==> flow/design.v <==
module ALU(
    input [31:0] rs1,
    input [31:0] rs2,
    input [3:0]  ALUControl,
    output logic [31:0] rd
);
localparam ADD  = 4'b0000;
localparam SUB  = 4'b1000;
localparam SLL  = 4'b0001;
localparam SLT  = 4'b0010;
localparam SLTU = 4'b0011;
localparam XOR  = 4'b0100;
localparam SRL  = 4'b0101;
localparam SRA  = 4'b1101;
localparam OR   = 4'b0110;
localparam AND  = 4'b0111;
always_comb begin
    unique case (ALUControl) 
        ADD: begin
            rd = rs1 + rs2;
        end
        SUB: begin
            rd = rs1 - rs2;
        end
        SLL: begin
            rd = $unsigned(rs1) << rs2[4:0];
        end
        SLT: begin
            rd = $signed(rs1) < $signed(rs2) ? 1 : 0;
        end
        SLTU: begin
            rd = $unsigned(rs1) < $unsigned(rs2) ? 1 : 0;
        end
        XOR: begin
            rd = rs1 ^ rs2;
        end
        SRL: begin
            rd = $unsigned(rs1) >> rs2[4:0];
        end
        SRA: begin
            rd = $signed(rs1) >>> rs2[4:0];
        end
        OR: begin
            rd = rs1 | rs2;
        end
        AND: begin
            rd = rs1 & rs2;
        end
        default: begin
            rd = 32'b0;
        end
    endcase
end
endmodule
module ALU_Control_Unit(
    input [1:0] ALUOp,
    input [6:0] funct7,
    input [2:0] funct3,
    output logic [3:0] ALUControl
);
localparam ADD  = 4'b0000;
localparam SUB  = 4'b1000;
localparam SLL  = 4'b0001;
localparam SLT  = 4'b0010;
localparam SLTU = 4'b0011;
localparam XOR  = 4'b0100;
localparam SRL  = 4'b0101;
localparam SRA  = 4'b1101;
localparam OR   = 4'b0110;
localparam AND  = 4'b0111;
always_comb begin
    unique case (ALUOp) 
        2'b00: begin
            ALUControl = ADD;
        end
        2'b01: begin
            ALUControl = SUB;
        end
        2'b10: begin
            ALUControl = {funct7[5], funct3};
        end
        2'b11: begin
            if (funct3 == 3'b101) begin         
                ALUControl = {funct7[5], funct3};
            end
            else begin
                ALUControl = {1'b0, funct3};
            end
        end
        default: begin
            ALUControl = ADD;
        end
    endcase
end
endmodule
module Control_Unit(
    input  logic [6:0]  opcode,
    output logic [1:0]  ALUOp,       
    output logic [1:0]  ALUSrcA,     
    output logic        ALUSrcB,            
    output logic        Branch,
    output logic        Jal,
    output logic        Jalr,
    output logic        MemWrite,
    output logic        MemRead,
    output logic [1:0]  ResultSrc,    
    output logic        RegWrite,
    output logic        FALUEnable          
);
always_comb begin
    ALUOp = 2'b00;
    ALUSrcA = 2'b00;
    ALUSrcB = 1'b0;
    Branch = 1'b0;
    Jal = 1'b0;
    Jalr = 1'b0;
    MemWrite = 1'b0;
    MemRead = 1'b0;
    ResultSrc = 2'b00;
    RegWrite = 1'b0;
    FALUEnable = 1'b0;
    case (opcode)
        7'b0110011: begin
            ALUOp = 2'b10;
            RegWrite = 1'b1;
        end
        7'b0000011: begin
            ALUSrcB = 1'b1;
            MemRead = 1'b1;
            ResultSrc = 2'b01;
            RegWrite = 1'b1;
        end
        7'b0010011: begin
            ALUOp = 2'b11;
            ALUSrcB = 1'b1;
            RegWrite = 1'b1;
        end
        7'b1100111: begin
            ALUSrcB = 1'b1;
            Jalr = 1'b1;
            ResultSrc = 2'b10;
            RegWrite = 1'b1;
        end
        7'b0100011: begin
            ALUSrcB = 1'b1;
            MemWrite = 1'b1;
        end
        7'b1100011: begin
            ALUOp = 2'b01;
            Branch = 1'b1;
        end
        7'b0010111: begin
            ALUSrcA = 2'b01;
            ALUSrcB = 1'b1;
            RegWrite = 1'b1;
        end
        7'b0110111: begin
            ALUSrcA = 2'b10;
            ALUSrcB = 1'b1;
            RegWrite = 1'b1;
        end
        7'b1101111: begin
            Jal = 1'b1;
            ResultSrc = 2'b10;
            RegWrite = 1'b1;
        end
    endcase
end
endmodule
module EX_MEM_Reg(
    input clk,
    input rst,
    input [31:0] EX_pc4,
    input [31:0] EX_alu_result,
    input [31:0] EX_rs2_data,
    input [4:0]  EX_rd,
    input [2:0]  EX_funct3,
    input        EX_MemWrite,
    input        EX_MemRead,
    input        EX_RegWrite,
    input [1:0]  EX_ResultSrc,
    output logic [31:0] MEM_pc4,
    output logic [31:0] MEM_alu_result,
    output logic [31:0] MEM_rs2_data,
    output logic [4:0]  MEM_rd,
    output logic [2:0]  MEM_funct3,
    output logic        MEM_MemWrite,
    output logic        MEM_MemRead,
    output logic        MEM_RegWrite,
    output logic [1:0]  MEM_ResultSrc
);
always_ff @(posedge clk or posedge rst) begin
    if (rst) begin
        MEM_pc4         <= 32'b0;
        MEM_alu_result  <= 32'b0;
        MEM_rs2_data    <= 32'b0;
        MEM_rd          <= 5'b0;
        MEM_funct3      <= 3'b0;
        MEM_MemWrite    <= 1'b0;
        MEM_MemRead     <= 1'b0;
        MEM_RegWrite    <= 1'b0;
        MEM_ResultSrc   <= 2'b0;
    end
    else begin
        MEM_pc4         <= EX_pc4;
        MEM_alu_result  <= EX_alu_result;
        MEM_rs2_data    <= EX_rs2_data;
        MEM_rd          <= EX_rd;
        MEM_funct3      <= EX_funct3;
        MEM_MemWrite    <= EX_MemWrite;
        MEM_MemRead     <= EX_MemRead;
        MEM_RegWrite    <= EX_RegWrite;
        MEM_ResultSrc   <= EX_ResultSrc;
    end
end
endmodule
module Forwarding_Unit(
    input [4:0] EX_rs1,
    input [4:0] EX_rs2,
    input [4:0] MEM_rd,
    input       MEM_RegWrite,
    input [4:0] WB_rd,
    input       WB_RegWrite,
    output logic [1:0] ForwardA,
    output logic [1:0] ForwardB
);
always_comb begin
    ForwardA = 2'b00;
    if (MEM_RegWrite && (MEM_rd != 5'b0) && (MEM_rd == EX_rs1)) begin
        ForwardA = 2'b01;
    end
    else if (WB_RegWrite && (WB_rd != 5'b0) && (WB_rd == EX_rs1)) begin
        ForwardA = 2'b10;
    end 
end
always_comb begin
    ForwardB = 2'b00;
    if (MEM_RegWrite && (MEM_rd != 5'b0) && (MEM_rd == EX_rs2)) begin
        ForwardB = 2'b01;
    end
    else if (WB_RegWrite && (WB_rd != 5'b0) && (WB_rd == EX_rs2)) begin
        ForwardB = 2'b10;
    end 
end
endmodule
module Hazard_Detection_Unit(
    input [4:0] ID_rs1,
    input [4:0] ID_rs2,
    input [4:0] EX_rd,
    input       EX_MemRead,
    input ID_Branch,
    input ID_take_branch,
    input ID_Jal,
    input ID_Jalr,
    input ID_Branch_Stall,
    output logic Stall,
    output logic IF_ID_flush,
    output logic ID_EX_flush
);
logic load_use_hazard;
always_comb begin
    load_use_hazard = 1'b0;
    if (EX_MemRead) begin
        if ((EX_rd == ID_rs1) || (EX_rd == ID_rs2)) begin
            if (EX_rd != 5'b0) begin
                load_use_hazard = 1'b1;
            end
        end
    end
end
logic control_hazard;
logic branch_hazard;     
logic jump_hazard;       
always_comb begin
    branch_hazard = 1'b0;
    jump_hazard = 1'b0;
    if (ID_Branch && ID_take_branch) begin
        branch_hazard = 1'b1;
    end
    if (ID_Jal || ID_Jalr) begin
        jump_hazard = 1'b1;
    end
    control_hazard = (branch_hazard || jump_hazard) && !Stall;
end
assign Stall = ID_Branch_Stall || load_use_hazard;
always_comb begin
    IF_ID_flush = 1'b0;
    if (control_hazard) begin
        IF_ID_flush = 1'b1;
    end
end
always_comb begin
    ID_EX_flush = 1'b0;
    if (Stall) begin
        ID_EX_flush = 1'b1;
    end
    if (branch_hazard && control_hazard) begin
        ID_EX_flush = 1'b1;
    end
end
endmodule
module ID_EX_Reg(
    input clk,
    input rst,
    input flush,
    input [31:0] ID_PC,
    input [31:0] ID_pc4,
    input [31:0] ID_rs1_data,
    input [31:0] ID_rs2_data,
    input [31:0] ID_imm,
    input [4:0] ID_rs1,
    input [4:0] ID_rs2,
    input [4:0] ID_rd,
    input [2:0] ID_funct3,
    input [3:0] ID_ALUControl,
    input [1:0] ID_ALUSrcA,
    input       ID_ALUSrcB,
    input       ID_MemWrite,
    input       ID_MemRead,
    input       ID_RegWrite,
    input [1:0] ID_ResultSrc,
    output logic [31:0] EX_PC,
    output logic [31:0] EX_pc4,
    output logic [31:0] EX_rs1_data,
    output logic [31:0] EX_rs2_data,
    output logic [31:0] EX_imm,
    output logic [4:0] EX_rs1,
    output logic [4:0] EX_rs2,
    output logic [4:0] EX_rd,
    output logic [2:0] EX_funct3,
    output logic [3:0] EX_ALUControl,
    output logic [1:0] EX_ALUSrcA,
    output logic       EX_ALUSrcB,
    output logic       EX_MemWrite,
    output logic       EX_MemRead,
    output logic       EX_RegWrite,
    output logic [1:0] EX_ResultSrc
);
always_ff @(posedge clk or posedge rst) begin
    if (rst) begin
        EX_PC       <= 32'b0;
        EX_pc4      <= 32'b0;
        EX_rs1_data <= 32'b0;
        EX_rs2_data <= 32'b0;
        EX_imm      <= 32'b0;
        EX_rs1      <= 5'b0;
        EX_rs2      <= 5'b0;
        EX_rd       <= 5'b0;
        EX_funct3   <= 3'b0;
        EX_ALUControl <= 4'b0;
        EX_ALUSrcA  <= 2'b0;
        EX_ALUSrcB  <= 1'b0;
        EX_MemWrite <= 1'b0;
        EX_MemRead  <= 1'b0;
        EX_RegWrite <= 1'b0;
        EX_ResultSrc <= 2'b0;
    end
    else if (flush) begin
        EX_PC       <= 32'b0;
        EX_pc4      <= 32'b0;
        EX_rs1_data <= 32'b0;
        EX_rs2_data <= 32'b0;
        EX_imm      <= 32'b0;
        EX_rs1      <= 5'b0;
        EX_rs2      <= 5'b0;
        EX_rd       <= 5'b0;
        EX_funct3   <= 3'b0;
        EX_ALUControl <= 4'b0;
        EX_ALUSrcA  <= 2'b0;
        EX_ALUSrcB  <= 1'b0;
        EX_MemWrite <= 1'b0;
        EX_MemRead  <= 1'b0;
        EX_RegWrite <= 1'b0;
        EX_ResultSrc <= 2'b0;
    end
    else begin
        EX_PC       <= ID_PC;
        EX_pc4      <= ID_pc4;
        EX_rs1_data <= ID_rs1_data;
        EX_rs2_data <= ID_rs2_data;
        EX_imm      <= ID_imm;
        EX_rs1      <= ID_rs1;
        EX_rs2      <= ID_rs2;
        EX_rd       <= ID_rd;
        EX_funct3   <= ID_funct3;
        EX_ALUControl <= ID_ALUControl;
        EX_ALUSrcA  <= ID_ALUSrcA;
        EX_ALUSrcB  <= ID_ALUSrcB;
        EX_MemWrite <= ID_MemWrite;
        EX_MemRead  <= ID_MemRead;
        EX_RegWrite <= ID_RegWrite;
        EX_ResultSrc <= ID_ResultSrc;
    end
end
endmodule
module ID_Forwarding_Unit(
    input [4:0] ID_rs1,
    input [4:0] ID_rs2,
    input       ID_Branch,       
    input       ID_Jalr,
    input [4:0] EX_rd,
    input       EX_RegWrite,
    input       EX_MemRead,
    input [4:0] MEM_rd,
    input       MEM_RegWrite,
    input       MEM_MemRead,
    input [4:0] WB_rd,
    input       WB_RegWrite,
    output logic [1:0] ID_ForwardA,
    output logic [1:0] ID_ForwardB,
    output logic ID_Branch_Stall
);
logic need_forwarding;
assign need_forwarding = ID_Branch || ID_Jalr;
always_comb begin
    ID_ForwardA = 2'b00;
    if (need_forwarding) begin
        if (MEM_RegWrite && (MEM_rd != 5'b0) && (MEM_rd == ID_rs1)) begin
            ID_ForwardA = 2'b01;
        end
        else if (WB_RegWrite && (WB_rd != 5'b0) && (WB_rd == ID_rs1)) begin
            ID_ForwardA = 2'b10;
        end
    end
end
always_comb begin
    ID_ForwardB = 2'b00;
    if (need_forwarding) begin
        if (MEM_RegWrite && (MEM_rd != 5'b0) && (MEM_rd == ID_rs2)) begin
            ID_ForwardB = 2'b01;
        end
        else if (WB_RegWrite && (WB_rd != 5'b0) && (WB_rd == ID_rs2)) begin
            ID_ForwardB = 2'b10;
        end
    end
end
always_comb begin
    ID_Branch_Stall = 1'b0;
    if (need_forwarding) begin
        if (EX_RegWrite && (EX_rd != 5'b0)) begin
            if ((EX_rd == ID_rs1) || (EX_rd == ID_rs2)) begin
                ID_Branch_Stall = 1'b1;
            end
        end
        if (MEM_MemRead && MEM_RegWrite && (MEM_rd != 5'b0)) begin
            if ((MEM_rd == ID_rs1) || (MEM_rd == ID_rs2)) begin
                ID_Branch_Stall = 1'b1;
            end
        end
    end
end
endmodule
module IF_ID_Reg(
    input clk,
    input rst,
    input stall,
    input flush,
    input [31:0] IF_PC,
    input [31:0] IF_pc4,
    input [31:0] IF_instr,
    output logic [31:0] ID_PC,
    output logic [31:0] ID_pc4,
    output logic [31:0] ID_instr
);
always_ff @(posedge clk or posedge rst) begin
    if (rst) begin
        ID_PC       <= 32'b0;
        ID_pc4      <= 32'b0;
        ID_instr    <= 32'h00000013;  
    end
    else if (flush) begin
        ID_PC       <= 32'b0;
        ID_pc4      <= 32'b0;
        ID_instr    <= 32'h00000013;
    end
    else if (!stall) begin
        ID_PC       <= IF_PC;
        ID_pc4      <= IF_pc4;
        ID_instr    <= IF_instr;
    end
end
endmodule
module MEM_WB_Reg(
    input clk,
    input rst,
    input [31:0] MEM_pc4,
    input [31:0] MEM_alu_result,
    input [31:0] MEM_load_data,
    input [4:0]  MEM_rd,
    input        MEM_RegWrite,
    input [1:0]  MEM_ResultSrc,
    output logic [31:0] WB_pc4,
    output logic [31:0] WB_alu_result,
    output logic [31:0] WB_load_data,
    output logic [4:0]  WB_rd,
    output logic        WB_RegWrite,
    output logic [1:0]  WB_ResultSrc
);
always_ff @(posedge clk or posedge rst) begin
    if (rst) begin
        WB_pc4          <= 32'b0;
        WB_alu_result   <= 32'b0;
        WB_load_data    <= 32'b0;
        WB_rd           <= 5'b0;
        WB_RegWrite     <= 1'b0;
        WB_ResultSrc    <= 2'b0;
    end
    else begin
        WB_pc4          <= MEM_pc4;
        WB_alu_result   <= MEM_alu_result;
        WB_load_data    <= MEM_load_data;
        WB_rd           <= MEM_rd;
        WB_RegWrite     <= MEM_RegWrite;
        WB_ResultSrc    <= MEM_ResultSrc;
    end
end
endmodule
module branch_decision(
    input       Branch,
    input [2:0] funct3,
    input       eq,
    input       lt,
    input       ltu,
    output logic take_branch
);
localparam BEQ  = 3'b000;
localparam BNE  = 3'b001;
localparam BLT  = 3'b100;
localparam BGE  = 3'b101;
localparam BLTU = 3'b110;
localparam BGEU = 3'b111;
always_comb begin
    if (!Branch) begin
        take_branch = 1'b0;
    end
    else begin
        case (funct3)
            BEQ: begin
                take_branch = eq;
            end
            BNE: begin
                take_branch = ~eq;
            end
            BLT: begin
                take_branch = lt;
            end
            BGE: begin
                take_branch = ~lt;
            end
            BLTU: begin
                take_branch = ltu;
            end
            BGEU: begin
                take_branch = ~ltu;
            end
            default: begin
                take_branch = 1'b0;
            end
        endcase
    end
end
endmodule
module comparator(
    input [31:0] rs1,
    input [31:0] rs2,
    output logic eq,
    output logic lt,
    output logic ltu
);
assign eq = (rs1 == rs2);
assign lt = ($signed(rs1) < $signed(rs2));
assign ltu = (rs1 < rs2);
endmodule
module imm_gen(
    input  logic [31:0] instr,
    output logic [31:0] imm
);
logic [6:0] opcode;
assign opcode = instr[6:0];
always_comb begin
    case(opcode) 
        7'b0000011, 7'b0010011, 7'b1100111: begin
            imm = {{20{instr[31]}}, instr[31:20]};
        end
        7'b0100011: begin
            imm = {{20{instr[31]}}, instr[31:25], instr[11:7]};
        end
        7'b1100011: begin
            imm = {{19{instr[31]}}, instr[31], instr[7], instr[30:25], instr[11:8], 1'b0};
        end
        7'b0010111, 7'b0110111: begin
            imm = {instr[31:12], 12'b0};
        end
        7'b1101111: begin
            imm = {{11{instr[31]}}, instr[31], instr[19:12], instr[20], instr[30:21], 1'b0};
        end
        default: begin
            imm = 32'b0;
        end
    endcase
end
endmodule
module load_data(
    input        MemRead,
    input [31:0] dm_rdata,
    input [2:0]  funct3,
    input [31:0] alu_result,
    output logic [31:0] load_data_final
);
localparam LW  = 3'b010;
localparam LB  = 3'b000;
localparam LH  = 3'b001;
localparam LBU = 3'b100;
localparam LHU = 3'b101;
always_comb begin
    load_data_final = 32'b0;
    if (MemRead) begin
        load_data_final = dm_rdata;
        case (funct3)
            LW: begin
                load_data_final = dm_rdata;
            end
            LB: begin
                case (alu_result[1:0]) 
                    2'b00: load_data_final = {{24{dm_rdata[7]}}, dm_rdata[7:0]};
                    2'b01: load_data_final = {{24{dm_rdata[15]}}, dm_rdata[15:8]};
                    2'b10: load_data_final = {{24{dm_rdata[23]}}, dm_rdata[23:16]};
                    2'b11: load_data_final = {{24{dm_rdata[31]}}, dm_rdata[31:24]};
                endcase
            end
            LH: begin
                case (alu_result[1])
                    1'b0: load_data_final = {{16{dm_rdata[15]}}, dm_rdata[15:0]};
                    1'b1: load_data_final = {{16{dm_rdata[31]}}, dm_rdata[31:16]};
                endcase
            end
            LBU: begin
                case (alu_result[1:0])
                    2'b00: load_data_final = {24'b0, dm_rdata[7:0]};
                    2'b01: load_data_final = {24'b0, dm_rdata[15:8]};
                    2'b10: load_data_final = {24'b0, dm_rdata[23:16]};
                    2'b11: load_data_final = {24'b0, dm_rdata[31:24]};
                endcase
            end 
            LHU: begin
                case(alu_result[1])
                    1'b0: load_data_final = {16'b0, dm_rdata[15:0]};
                    1'b1: load_data_final = {16'b0, dm_rdata[31:16]};
                endcase
            end
        endcase
    end
end
endmodule
module pc_mux(
    input [1:0]  PCSel,
    input [31:0] pc4,
    input [31:0] pc_imm,
    input [31:0] ALU_Result,
    output logic [31:0] pc_next
);
always_comb begin
    case (PCSel)
        2'b00: begin
            pc_next = pc4;
        end
        2'b01: begin
            pc_next = pc_imm;
        end
        2'b10: begin
            pc_next = {ALU_Result[31:1], 1'b0};
        end
        default: begin
            pc_next = pc4;
        end
    endcase
end
endmodule
module pc_select(
    input Branch,
    input take_branch,
    input Jal,
    input Jalr,
    output logic [1:0] PCSel
);
always_comb begin
    if (Jalr) begin
        PCSel = 2'b10;
    end
    else if (Jal) begin
        PCSel = 2'b01;
    end
    else if (Branch && take_branch) begin
        PCSel = 2'b01;
    end
    else begin
        PCSel = 2'b00;
    end
end
endmodule
module regfile(
    input logic clk,
    input  logic [4:0]  rs1_addr,
    input  logic [4:0]  rs2_addr,
    output logic [31:0] rs1_data,
    output logic [31:0] rs2_data,
    input  logic        we,
    input  logic [4:0]  rd_addr,
    input  logic [31:0] rd_data
);
logic [31:0] regs [31:0];
assign rs1_data = (rs1_addr == 5'b0) ? 32'b0 :
                  (we && (rd_addr == rs1_addr)) ? rd_data : regs[rs1_addr];
assign rs2_data = (rs2_addr == 5'b0) ? 32'b0 :
                  (we && (rd_addr == rs2_addr)) ? rd_data : regs[rs2_addr];
always_ff @(posedge clk) begin
    if (we && (rd_addr != 5'b0)) begin
        regs[rd_addr] <= rd_data;
    end
end
endmodule
module store_data(
    input [2:0]  funct3,
    input        MemWrite,
    input [31:0] rs2_data,
    input [31:0] alu_result,
    output logic [3:0]  dm_web,
    output logic [31:0] dm_wdata
);
localparam SW = 3'b010;
localparam SB = 3'b000;
localparam SH = 3'b001;
always_comb begin
    dm_wdata = 32'b0;
    dm_web = 4'b1111;
    if (MemWrite) begin
        case(funct3)
            SB: begin
                dm_wdata = {4{rs2_data[7:0]}};
                case (alu_result[1:0]) 
                    2'b00: dm_web = 4'b1110;
                    2'b01: dm_web = 4'b1101;
                    2'b10: dm_web = 4'b1011;
                    2'b11: dm_web = 4'b0111;
                endcase
            end
            SH: begin
                dm_wdata = {2{rs2_data[15:0]}};
                case (alu_result[1:0]) 
                    2'b00: dm_web = 4'b1100;
                    2'b10: dm_web = 4'b0011;
                    default: dm_web = 4'b1111;
                endcase
            end
            SW: begin
                dm_wdata = rs2_data;
                dm_web = 4'b0;
            end
            default: begin
                dm_wdata = rs2_data;
                dm_web = 4'b1111;
            end
        endcase
    end
end
endmodule
module CPU(
    input logic clk,
    input logic rst,
    output logic [31:0] im_addr,
    input  logic [31:0] im_rdata,     
    output logic [31:0] dm_addr,
    output logic [31:0] dm_wdata,    
    output logic [3:0]  dm_web,       
    input  logic [31:0] dm_rdata      
);
logic [31:0] IF_PC;
logic [31:0] IF_pc4;
logic [31:0] IF_PC_next;
logic [31:0] IF_instr;
logic [31:0] ID_PC;
logic [31:0] ID_pc4;
logic [31:0] ID_instr;
logic IF_ID_stall;
logic IF_ID_flush;
logic [6:0] ID_opcode;
logic [4:0] ID_rd;
logic [2:0] ID_funct3;
logic [4:0] ID_rs1;
logic [4:0] ID_rs2;
logic [6:0] ID_funct7;
logic [31:0] ID_rs1_data;
logic [31:0] ID_rs2_data;
logic [31:0] ID_imm;
logic [1:0] ID_ALUOp;
logic [1:0] ID_ALUSrcA;
logic ID_ALUSrcB;
logic ID_Branch;
logic ID_Jal;
logic ID_Jalr;
logic ID_MemWrite;
logic ID_MemRead;
logic ID_RegWrite;
logic [1:0] ID_ResultSrc;
logic [3:0] ID_ALUControl;
logic [31:0] ID_pc_imm;
logic [31:0] ID_jalr_target;
logic ID_eq;
logic ID_lt;
logic ID_ltu;
logic ID_take_branch;
logic [1:0] ID_PCSel;
logic [1:0] ID_ForwardA;
logic [1:0] ID_ForwardB;
logic [31:0] ID_forward_rs1;
logic [31:0] ID_forward_rs2;
logic ID_Branch_Stall;
logic ID_EX_flush;
logic [31:0] EX_PC;
logic [31:0] EX_pc4;
logic [31:0] EX_rs1_data;
logic [31:0] EX_rs2_data;
logic [31:0] EX_imm;
logic [4:0] EX_rs1;
logic [4:0] EX_rs2;
logic [4:0] EX_rd;
logic [2:0] EX_funct3;
logic [3:0] EX_ALUControl;
logic [1:0] EX_ALUSrcA;
logic EX_ALUSrcB;
logic EX_MemWrite;
logic EX_MemRead;
logic EX_RegWrite;
logic [1:0] EX_ResultSrc;
logic [31:0] EX_alu_in1;
logic [31:0] EX_alu_in2;
logic [31:0] EX_alu_result;
logic [1:0] ForwardA;
logic [1:0] ForwardB;
logic [31:0] EX_forward_rs1;
logic [31:0] EX_forward_rs2;
logic [31:0] MEM_pc4;
logic [31:0] MEM_alu_result;
logic [31:0] MEM_rs2_data;
logic [4:0] MEM_rd;
logic [2:0] MEM_funct3;
logic MEM_MemWrite;
logic MEM_MemRead;
logic MEM_RegWrite;
logic [1:0] MEM_ResultSrc;
logic [31:0] MEM_load_data;
logic [31:0] MEM_fwd_data;
logic [31:0] WB_pc4;
logic [31:0] WB_alu_result;
logic [31:0] WB_load_data;
logic [4:0] WB_rd;
logic WB_RegWrite;
logic [1:0] WB_ResultSrc;
logic [31:0] WB_write_data;
assign im_addr = IF_PC;
assign IF_instr = im_rdata;
assign IF_pc4 = IF_PC + 32'd4;
pc_mux u_pc_mux(
    .PCSel(ID_PCSel),
    .pc4(IF_pc4),
    .pc_imm(ID_pc_imm),
    .ALU_Result(ID_jalr_target),
    .pc_next(IF_PC_next)
);
always_ff @(posedge clk or posedge rst) begin
    if (rst) begin
        IF_PC <= 32'b0;
    end
    else if (!IF_ID_stall) begin
        IF_PC <= IF_PC_next;
    end
end
Hazard_Detection_Unit u_hazard_detection(
    .ID_rs1(ID_rs1),
    .ID_rs2(ID_rs2),
    .EX_rd(EX_rd),
    .EX_MemRead(EX_MemRead),
    .ID_Branch(ID_Branch),
    .ID_take_branch(ID_take_branch),
    .ID_Jal(ID_Jal),
    .ID_Jalr(ID_Jalr),
    .ID_Branch_Stall(ID_Branch_Stall),
    .Stall(IF_ID_stall),
    .IF_ID_flush(IF_ID_flush),
    .ID_EX_flush(ID_EX_flush)
);
IF_ID_Reg u_IF_ID_Reg(
    .clk(clk),
    .rst(rst),
    .stall(IF_ID_stall),
    .flush(IF_ID_flush),
    .IF_PC(IF_PC),
    .IF_pc4(IF_pc4),
    .IF_instr(IF_instr),
    .ID_PC(ID_PC),
    .ID_pc4(ID_pc4),
    .ID_instr(ID_instr)
);
assign ID_opcode = ID_instr[6:0];
assign ID_rd = ID_instr[11:7];
assign ID_funct3 = ID_instr[14:12];
assign ID_rs1 = ID_instr[19:15];
assign ID_rs2 = ID_instr[24:20];
assign ID_funct7 = ID_instr[31:25];
regfile u_regfile(
    .clk(clk),
    .rs1_addr(ID_rs1),
    .rs2_addr(ID_rs2),
    .rs1_data(ID_rs1_data),
    .rs2_data(ID_rs2_data),
    .we(WB_RegWrite),
    .rd_addr(WB_rd),
    .rd_data(WB_write_data)
);
imm_gen u_imm(
    .instr(ID_instr),
    .imm(ID_imm)
);
assign ID_pc_imm = ID_PC + ID_imm;
assign ID_jalr_target = ID_forward_rs1 + ID_imm;
ID_Forwarding_Unit u_id_forwarding(
    .ID_rs1(ID_rs1),
    .ID_rs2(ID_rs2),
    .ID_Branch(ID_Branch),
    .ID_Jalr(ID_Jalr),
    .EX_rd(EX_rd),
    .EX_RegWrite(EX_RegWrite),
    .EX_MemRead(EX_MemRead),
    .MEM_rd(MEM_rd),
    .MEM_RegWrite(MEM_RegWrite),
    .MEM_MemRead(MEM_MemRead),
    .WB_rd(WB_rd),
    .WB_RegWrite(WB_RegWrite),
    .ID_ForwardA(ID_ForwardA),
    .ID_ForwardB(ID_ForwardB),
    .ID_Branch_Stall(ID_Branch_Stall)
);
always_comb begin
    case (ID_ForwardA)
        2'b00: ID_forward_rs1 = ID_rs1_data;
        2'b01: ID_forward_rs1 = MEM_fwd_data;
        2'b10: ID_forward_rs1 = WB_write_data;
        default: ID_forward_rs1 = ID_rs1_data;
    endcase
end
always_comb begin
    case (ID_ForwardB)
        2'b00: ID_forward_rs2 = ID_rs2_data;
        2'b01: ID_forward_rs2 = MEM_fwd_data;
        2'b10: ID_forward_rs2 = WB_write_data;
        default: ID_forward_rs2 = ID_rs2_data;
    endcase
end
Control_Unit u_ctrl(
    .opcode(ID_opcode),
    .ALUOp(ID_ALUOp),
    .ALUSrcA(ID_ALUSrcA),
    .ALUSrcB(ID_ALUSrcB),
    .Branch(ID_Branch),
    .Jal(ID_Jal),
    .Jalr(ID_Jalr),
    .MemWrite(ID_MemWrite),
    .MemRead(ID_MemRead),
    .ResultSrc(ID_ResultSrc),
    .RegWrite(ID_RegWrite),
    .FALUEnable()
);
ALU_Control_Unit u_aluctrl(
    .ALUOp(ID_ALUOp),
    .funct7(ID_funct7),
    .funct3(ID_funct3),
    .ALUControl(ID_ALUControl)
);
comparator u_com(
    .rs1(ID_forward_rs1),
    .rs2(ID_forward_rs2),
    .eq(ID_eq),
    .lt(ID_lt),
    .ltu(ID_ltu)
);
branch_decision u_br_dec(
    .Branch(ID_Branch),
    .funct3(ID_funct3),
    .eq(ID_eq),
    .lt(ID_lt),
    .ltu(ID_ltu),
    .take_branch(ID_take_branch)
);
pc_select u_pc_sel(
    .Branch(ID_Branch),
    .take_branch(ID_take_branch),
    .Jal(ID_Jal),
    .Jalr(ID_Jalr),
    .PCSel(ID_PCSel)
);
ID_EX_Reg u_ID_EX_Reg(
    .clk(clk),
    .rst(rst),
    .flush(ID_EX_flush),
    .ID_PC(ID_PC),
    .ID_pc4(ID_pc4),
    .ID_rs1_data(ID_rs1_data),
    .ID_rs2_data(ID_rs2_data),
    .ID_imm(ID_imm),
    .ID_rs1(ID_rs1),
    .ID_rs2(ID_rs2),
    .ID_rd(ID_rd),
    .ID_funct3(ID_funct3),
    .ID_ALUControl(ID_ALUControl),
    .ID_ALUSrcA(ID_ALUSrcA),
    .ID_ALUSrcB(ID_ALUSrcB),
    .ID_MemWrite(ID_MemWrite),
    .ID_MemRead(ID_MemRead),
    .ID_RegWrite(ID_RegWrite),
    .ID_ResultSrc(ID_ResultSrc),
    .EX_PC(EX_PC),
    .EX_pc4(EX_pc4),
    .EX_rs1_data(EX_rs1_data),
    .EX_rs2_data(EX_rs2_data),
    .EX_imm(EX_imm),
    .EX_rs1(EX_rs1),
    .EX_rs2(EX_rs2),
    .EX_rd(EX_rd),
    .EX_funct3(EX_funct3),
    .EX_ALUControl(EX_ALUControl),
    .EX_ALUSrcA(EX_ALUSrcA),
    .EX_ALUSrcB(EX_ALUSrcB),
    .EX_MemWrite(EX_MemWrite),
    .EX_MemRead(EX_MemRead),
    .EX_RegWrite(EX_RegWrite),
    .EX_ResultSrc(EX_ResultSrc)
);
Forwarding_Unit u_forwarding(
    .EX_rs1(EX_rs1),
    .EX_rs2(EX_rs2),
    .MEM_rd(MEM_rd),
    .MEM_RegWrite(MEM_RegWrite),
    .WB_rd(WB_rd),
    .WB_RegWrite(WB_RegWrite),
    .ForwardA(ForwardA),
    .ForwardB(ForwardB)
);
always_comb begin
    case (ForwardA)
        2'b00: EX_forward_rs1 = EX_rs1_data;
        2'b01: EX_forward_rs1 = MEM_fwd_data;
        2'b10: EX_forward_rs1 = WB_write_data;
        default: EX_forward_rs1 = EX_rs1_data;
    endcase
end
always_comb begin
    case (ForwardB)
        2'b00: EX_forward_rs2 = EX_rs2_data;
        2'b01: EX_forward_rs2 = MEM_fwd_data;
        2'b10: EX_forward_rs2 = WB_write_data;
        default: EX_forward_rs2 = EX_rs2_data;
    endcase
end
always_comb begin
    case (EX_ALUSrcA) 
        2'b00: EX_alu_in1 = EX_forward_rs1;
        2'b01: EX_alu_in1 = EX_PC;
        2'b10: EX_alu_in1 = 32'b0;
        default: EX_alu_in1 = EX_forward_rs1;
    endcase
end
assign EX_alu_in2 = (EX_ALUSrcB) ? EX_imm : EX_forward_rs2;
ALU u_alu(
    .rs1(EX_alu_in1),
    .rs2(EX_alu_in2),
    .ALUControl(EX_ALUControl),
    .rd(EX_alu_result)
);
EX_MEM_Reg u_EX_MEM_Reg(
    .clk(clk),
    .rst(rst),
    .EX_pc4(EX_pc4),
    .EX_alu_result(EX_alu_result),
    .EX_rs2_data(EX_forward_rs2),
    .EX_rd(EX_rd),
    .EX_funct3(EX_funct3),
    .EX_MemWrite(EX_MemWrite),
    .EX_MemRead(EX_MemRead),
    .EX_RegWrite(EX_RegWrite),
    .EX_ResultSrc(EX_ResultSrc),
    .MEM_pc4(MEM_pc4),
    .MEM_alu_result(MEM_alu_result),
    .MEM_rs2_data(MEM_rs2_data),
    .MEM_rd(MEM_rd),
    .MEM_funct3(MEM_funct3),
    .MEM_MemWrite(MEM_MemWrite),
    .MEM_MemRead(MEM_MemRead),
    .MEM_RegWrite(MEM_RegWrite),
    .MEM_ResultSrc(MEM_ResultSrc)
);
assign dm_addr = MEM_alu_result;
assign MEM_fwd_data = (MEM_ResultSrc == 2'b10) ? MEM_pc4 : MEM_alu_result;
store_data u_store_data(
    .funct3(MEM_funct3),
    .MemWrite(MEM_MemWrite),
    .rs2_data(MEM_rs2_data),
    .alu_result(MEM_alu_result),
    .dm_web(dm_web),
    .dm_wdata(dm_wdata)
);
load_data u_load_data(
    .MemRead(MEM_MemRead),
    .dm_rdata(dm_rdata),
    .funct3(MEM_funct3),
    .alu_result(MEM_alu_result),
    .load_data_final(MEM_load_data)
);
MEM_WB_Reg u_MEM_WB_Reg(
    .clk(clk),
    .rst(rst),
    .MEM_pc4(MEM_pc4),
    .MEM_alu_result(MEM_alu_result),
    .MEM_load_data(MEM_load_data),
    .MEM_rd(MEM_rd),
    .MEM_RegWrite(MEM_RegWrite),
    .MEM_ResultSrc(MEM_ResultSrc),
    .WB_pc4(WB_pc4),
    .WB_alu_result(WB_alu_result),
    .WB_load_data(WB_load_data),
    .WB_rd(WB_rd),
    .WB_RegWrite(WB_RegWrite),
    .WB_ResultSrc(WB_ResultSrc)
);
always_comb begin
    case (WB_ResultSrc)
        2'b00: WB_write_data = WB_alu_result;
        2'b01: WB_write_data = WB_load_data;
        2'b10: WB_write_data = WB_pc4;
        default: WB_write_data = 32'b0;
    endcase
end
endmodule
Step by step through the tools: CPU
Tool output for the design above, in the order of the flow.
Line numbers count from 1 in the design file above.
Operators: Yosys type, input widths -> output width; for muxes data width and select width s.
Library cell names are shortened.
A cell with - has no value.

set-up
  top = CPU
  clock input = clk
  standard-cell library = sky130hd
  timing corner = tt_025C_1v80

Word-level counts
Yosys after proc, flatten, opt, wreduce and memory -nomap, before mapping. Memory bits, and registers merged into a memory's read port (data or address), are not among the register bits. Print and check cells are not counted.
Memory sizes are those after Yosys's memory passes, which may raise the word count (mostly to a power of two), join words into wider ones and drop unused or constant bits.

storage and ports
  flip-flop bits (word level) = 531
  memory bits (writable) = 1024
  elaborated cells = 250
  memories = 1
  bits of input ports = 66

operators by class
  bitwise operators = 7
  shifts and indexed selects = 3
  mux-type cells = 94
  reduce/logical cells = 41
  add/subtract/negate cells = 5
  order comparisons = 4
  equal/unequal tests = 60

memory list
  memory          depth  width  read ports  wr ports  RTL line  text
  u_regfile.regs  32     32     2           1         711       logic [31:0] regs [31:0];

operator list
  cell                   count
  $mux 32                20
  $pmux 32 s2            9
  $pmux 32 s4            3
  $pmux 32 s10           1
  $pmux 32 s5            1
  $lt 32x32->1           4
  $add 32x32->32         3
  $pmux 32 s3            1
  $eq 5x5->1             10
  $add 32x3->32 const B  1
  $sub 32x32->32         1
  $eq 32x32->1           1
  $and 32x32->32         1
  $or 32x32->32          1
  $xor 32x32->32         1
  $shl 32x5->32          1
  $shr 32x5->32          1
  $sshr 32x5->32         1
  $pmux 4 s4             2
  $mux 1                 29
  $mux 2                 14
  $eq 2x2->1 const B     12
  $eq 7x6->1 const B     3
  $eq 7x7->1 const B     3
  $mux 5                 4
  $logic_and 1x1->1      18
  $eq 2x1->1 const B     9
  $eq 3x3->1 const B     6

Not listed: further kinds 28, cells in them 53.

Logic depth
Depth = most cells in a row (Yosys ltp): at word level without a register or memory, in the mapped netlist without a sequential cell, where the memories' decode and read muxes count.

depth
  depth in word-level cells = 19
  ABC_AREA = 0
  depth in mapped cells = 31

Netlist
Source: synth_stat.txt of the flow (Yosys; design flattened, memories mapped). It holds for the ABC_AREA given above (unset counts as 0); a run with the other value may have another netlist.

mapped netlist
  area of sequential cells = 43890.8 um^2
  cell count = 6323
  mapped area = 83314.9 um^2
  mapped flip-flops = 1549

cell types
  cell type  count  area in all (um^2)
  edfxtp_1   1024   3.07E+04
  dfrtp_1    522    1.31E+04
  mux4_2     561    1.26E+04
  mux2i_1    312    3.12E+03
  ha_1       193    2.41E+03
  nand2_1    502    1.88E+03
  nor2_1     385    1.45E+03
  o21ai_0    257    1.29E+03
  clkbuf_1   320    1.2E+03
  a21oi_1    228    1.14E+03
  and2_1     170    1063.52
  mux2_2     91     1.02E+03
  a221oi_1   113    989.699
  xnor2_1    94     823.29
  o211ai_1   102    765.734
  o31ai_1    89     668.141
  a21o_1     84     630.605
  xor2_1     59     516.746

Other cell types: 89; their cells: 1217.
By module: a second synthesis without flattening, with its own total; a netlist apart from the flattened one above.

unflattened totals
  cells (unflattened synthesis) = 6748
  area (unflattened synthesis) = 86546.8 um^2

Rows give one instance, submodules left out.

modules
  module              sequential area (um^2)  area (um^2)  times used  cells
  regfile             30749.5                 47833.4      1           2481
  CPU                 800.8                   9611.7       1           1376
  ALU                 0.0                     8729.6       1           1268
  ID_EX_Reg           4754.6                  6407.4       1           402
  IF_ID_Reg           2406.1                  3921.3       1           311
  EX_MEM_Reg          2727.6                  2731.4       1           110
  MEM_WB_Reg          2602.5                  2606.2       1           105
  comparator          0.0                     825.8        1           115
  load_data           0.0                     793.3        1           120
  store_data          0.0                     721.9        1           106
  pc_mux              0.0                     640.6        1           113
  imm_gen             0.0                     546.8        1           79
  ID_Forwarding_Unit  0.0                     436.7        1           54
  Forwarding_Unit     0.0                     257.7        1           34

Further modules, not shown: 5.

Timing after synthesis
OpenSTA on the mapped netlist: ideal clock, no wires. The path of least setup slack (recovery checks aside). Input and output delay are each 20% of the period. Register names are those of the netlist, which keeps one name where synthesis merged equal registers.

path after synthesis
  path kind = register to register
  start point = reg u_IF_ID_Reg.ID_instr[15]
  end point = reg IF_PC[30]
  delay of the path = 6.363 ns
  slack = 2.137 ns
  data required time = 8.365 ns
  stages = 24
  period = 8.5 ns
  arrival time = 6.228 ns
  period reached after synthesis = 6.363 ns

"delay of the path" is the arrival time less input delay plus setup time.
"stages": output pins that drive a net of the path, with the launching flip-flop's if there is one; two outputs of one cell count as two.
"period reached after synthesis" is the clock period less the worst setup slack; recovery checks do not enter. This is arithmetic on one report: input and output delays are still those of the set period (20% each).
The rows between start and end are the longest chain of elaborated cells between them; the timing report does not say that the signal goes this way. Where chains are equally long, one stands for them.
Each line given opens the expression or statement behind the cell; cells for indexed reads and writes are added by Yosys, which also makes memories of some case tables.
At most two assigning lines are given for a register; there are more.

on the way, after synthesis
  path through = dfrtp_1 buf_2 buf_4 buf_4 clkbuf_1 buf_1 mux4_2 mux4_2 nand2_1 o211ai_1 o211ai_1 a21oi_1 fa_1 a211oi_1 o21ai_1 a311o_1 o21a_1 o31a_1 o41ai_1 o21ai_0 o41a_1 a31oi_1 xor2_1 o211ai_1
  cells in the longest elaborated chain = 17
  elaborated cells on any way between the ends = 44
  those cells by class = add/sub: 2; compare: 2; eq/ne: 8; mux: 20; logic: 3; reduce/logical: 8; memory: 1

RTL lines, path after synthesis
  item               RTL line  text
  from (decl)        463       output logic [31:0] ID_instr
  from (assign)      469       ID_instr    <= 32'h00000013;
  from (assign)      479       ID_instr    <= IF_instr;
  $eq 5x5->1         421       else if (WB_RegWrite && (WB_rd != 5'b0) && (WB_rd == ID_rs1)) begin
  $logic_and 1x1->1  421
  $mux 2             421
  $mux 2             418       if (MEM_RegWrite && (MEM_rd != 5'b0) && (MEM_rd == ID_rs1)) begin
  $mux 2             417       if (need_forwarding) begin
  $eq 2x2->1         944       case (ID_ForwardA)
  $pmux 32 s2        944
  [3 not listed]     -
  $mux 1             533       if (!Branch) begin
  $logic_and 1x1->1  693       else if (Branch && take_branch) begin
  $mux 1             693
  $mux 2             690       else if (Jal) begin
  $mux 2             687       if (Jalr) begin
  $eq 2x2->1         663       case (PCSel)
  $pmux 32 s2        663
  to (assign)        872       IF_PC <= 32'b0;
  to (assign)        875       IF_PC <= IF_PC_next;
  to (decl)          777       logic [31:0] IF_PC;

Path in the finished layout
Path of least setup slack in the final report of job 1 (OpenROAD, finished layout, wires in). Where an end is a register, its clock arrival counts in the times.

path after layout
  path kind = register to register
  start point = reg u_IF_ID_Reg.ID_instr[15]
  end point = reg u_ID_EX_Reg.EX_rs1_data[11]
  arrival time = 8.37 ns
  data required time = 8.66 ns
  slack = 0.30 ns
  period = 7.98 ns
  stages = 24

The rows between start and end are the longest chain of elaborated cells between them; the timing report does not say that the signal goes this way. Where chains are equally long, one stands for them.
At most two assigning lines are given for a register; there are more.

on the way, after layout
  path through = dfrtp_4 buf_4 buf_4 mux4_2 mux2_2 a221oi_1 nor2_1 a21oi_1 o21ai_0 nand2_1 a21oi_1 ha_1 a211oi_1 o31a_1 o21ai_0 a221oi_1 buf_4 nand3b_1 a311oi_1 a31oi_2 buf_12 nand2b_2 buf_12 nor2_1
  cells in the longest elaborated chain = 18
  elaborated cells on any way between the ends = 43
  those cells by class = compare: 2; eq/ne: 6; mux: 19; logic: 3; reduce/logical: 12; memory: 1

RTL lines, path after layout
  item               RTL line  text
  from (decl)        463       output logic [31:0] ID_instr
  from (assign)      469       ID_instr    <= 32'h00000013;
  from (assign)      479       ID_instr    <= IF_instr;
  $eq 5x5->1         421       else if (WB_RegWrite && (WB_rd != 5'b0) && (WB_rd == ID_rs1)) begin
  $logic_and 1x1->1  421
  $mux 2             421
  $mux 2             418       if (MEM_RegWrite && (MEM_rd != 5'b0) && (MEM_rd == ID_rs1)) begin
  $mux 2             417       if (need_forwarding) begin
  $eq 2x2->1         944       case (ID_ForwardA)
  $pmux 32 s2        944
  [4 not listed]     -
  $logic_and 1x1->1  277       if (ID_Branch && ID_take_branch) begin
  $mux 1             277
  $logic_or 1x1->1   283       control_hazard = (branch_hazard || jump_hazard) && !Stall;
  $logic_and 1x1->1  283
  $logic_and 1x1->1  297       if (branch_hazard && control_hazard) begin
  $mux 1             297
  $mux 32            358       else if (flush) begin
  to (assign)        361       EX_rs1_data <= 32'b0;
  to (assign)        379       EX_rs1_data <= ID_rs1_data;
  to (decl)          324       output logic [31:0] EX_rs1_data,

## Implementation results

Measured data: module CPU, platform sky130hd, 5 stored runs of the flow under differing settings, order arbitrary. Input and output delays are each 20% of the period that was set; the output load is 0.01 pF.
"achieved period" = clock period - worst setup slack. The figure is calculated, with input and output delays left at 20% of the set period.
"worst setup path time": the worst setup path's part of the clock period (all of it between registers, 20% less for each end at a port) less its slack. A launch clock that arrives late makes it longer, a capture clock that arrives late makes it shorter.
"overall power" is the tool's figure for a default switching activity; nothing was simulated.
A setting shown as . is not set for that run.

item                                           job 1                 job 2                 job 3                 job 4                 job 5
CORE_UTILIZATION                               62                    40                    48                    40                    40
PLACE_DENSITY                                  0.6                   .                     0.87                  .                     0.6
period_ns                                      7.98                  6.76                  5.01                  4.71                  7.98
CAP_MARGIN                                     20                    20                    35                    20                    20
CORE_MARGIN                                    2                     2                     9                     2                     2
SLEW_MARGIN                                    20                    20                    20                    20                    20
CELL_PAD_IN_SITES_DETAIL_PLACEMENT             .                     1                     .                     1                     .
CORE_ASPECT_RATIO                              .                     0.87                  .                     .                     .
CTS_CLUSTER_DIAMETER                           .                     323                   .                     323                   .
CTS_CLUSTER_SIZE                               .                     73                    22                    .                     .
GPL_ROUTABILITY_DRIVEN                         .                     0                     .                     .                     .
GPL_TIMING_DRIVEN                              .                     0                     .                     .                     .
HOLD_SLACK_MARGIN                              .                     0.25                  .                     .                     .
MIN_ROUTING_LAYER                              .                     met1                  .                     .                     .
PLACE_DENSITY_LB_ADDON                         .                     0.13                  .                     0.13                  .
TNS_END_PERCENT                                .                     25                    65                    .                     .
CELL_PAD_IN_SITES_GLOBAL_PLACEMENT             .                     .                     0                     .                     .
MAX_ROUTING_LAYER                              .                     .                     met4                  .                     .
SETUP_SLACK_MARGIN                             .                     .                     0.26                  .                     0.34
die size (um^2)                                137326.0              211964.0              188895.0              211954.0              211954.0
synthesized cell area (um^2)                   83314.9               83314.9               83314.9               83314.9               83314.9
total negative slack on setup checks (ns)      0.000                 -0.547                -306.715              -429.030              0.000
overall power (µW)                             25437                 25639                 44491                 47952                 25377
smallest hold slack (ns)                       0.342                 0.366                 0.326                 0.338                 0.334
worst setup path time (ns)                     7.68                  6.82                  6.16                  6.19                  7.57
worst setup path type                          register to register  register to register  register to register  register to register  register to register
standard-cell area of the final layout (um^2)  93737.4               96352.4               107893.0              109554.0              95276.4
achieved period (ns)                           7.684                 6.825                 6.162                 6.190                 7.570
smallest setup slack (ns)                      0.296                 -0.065                -1.151                -1.480                0.410
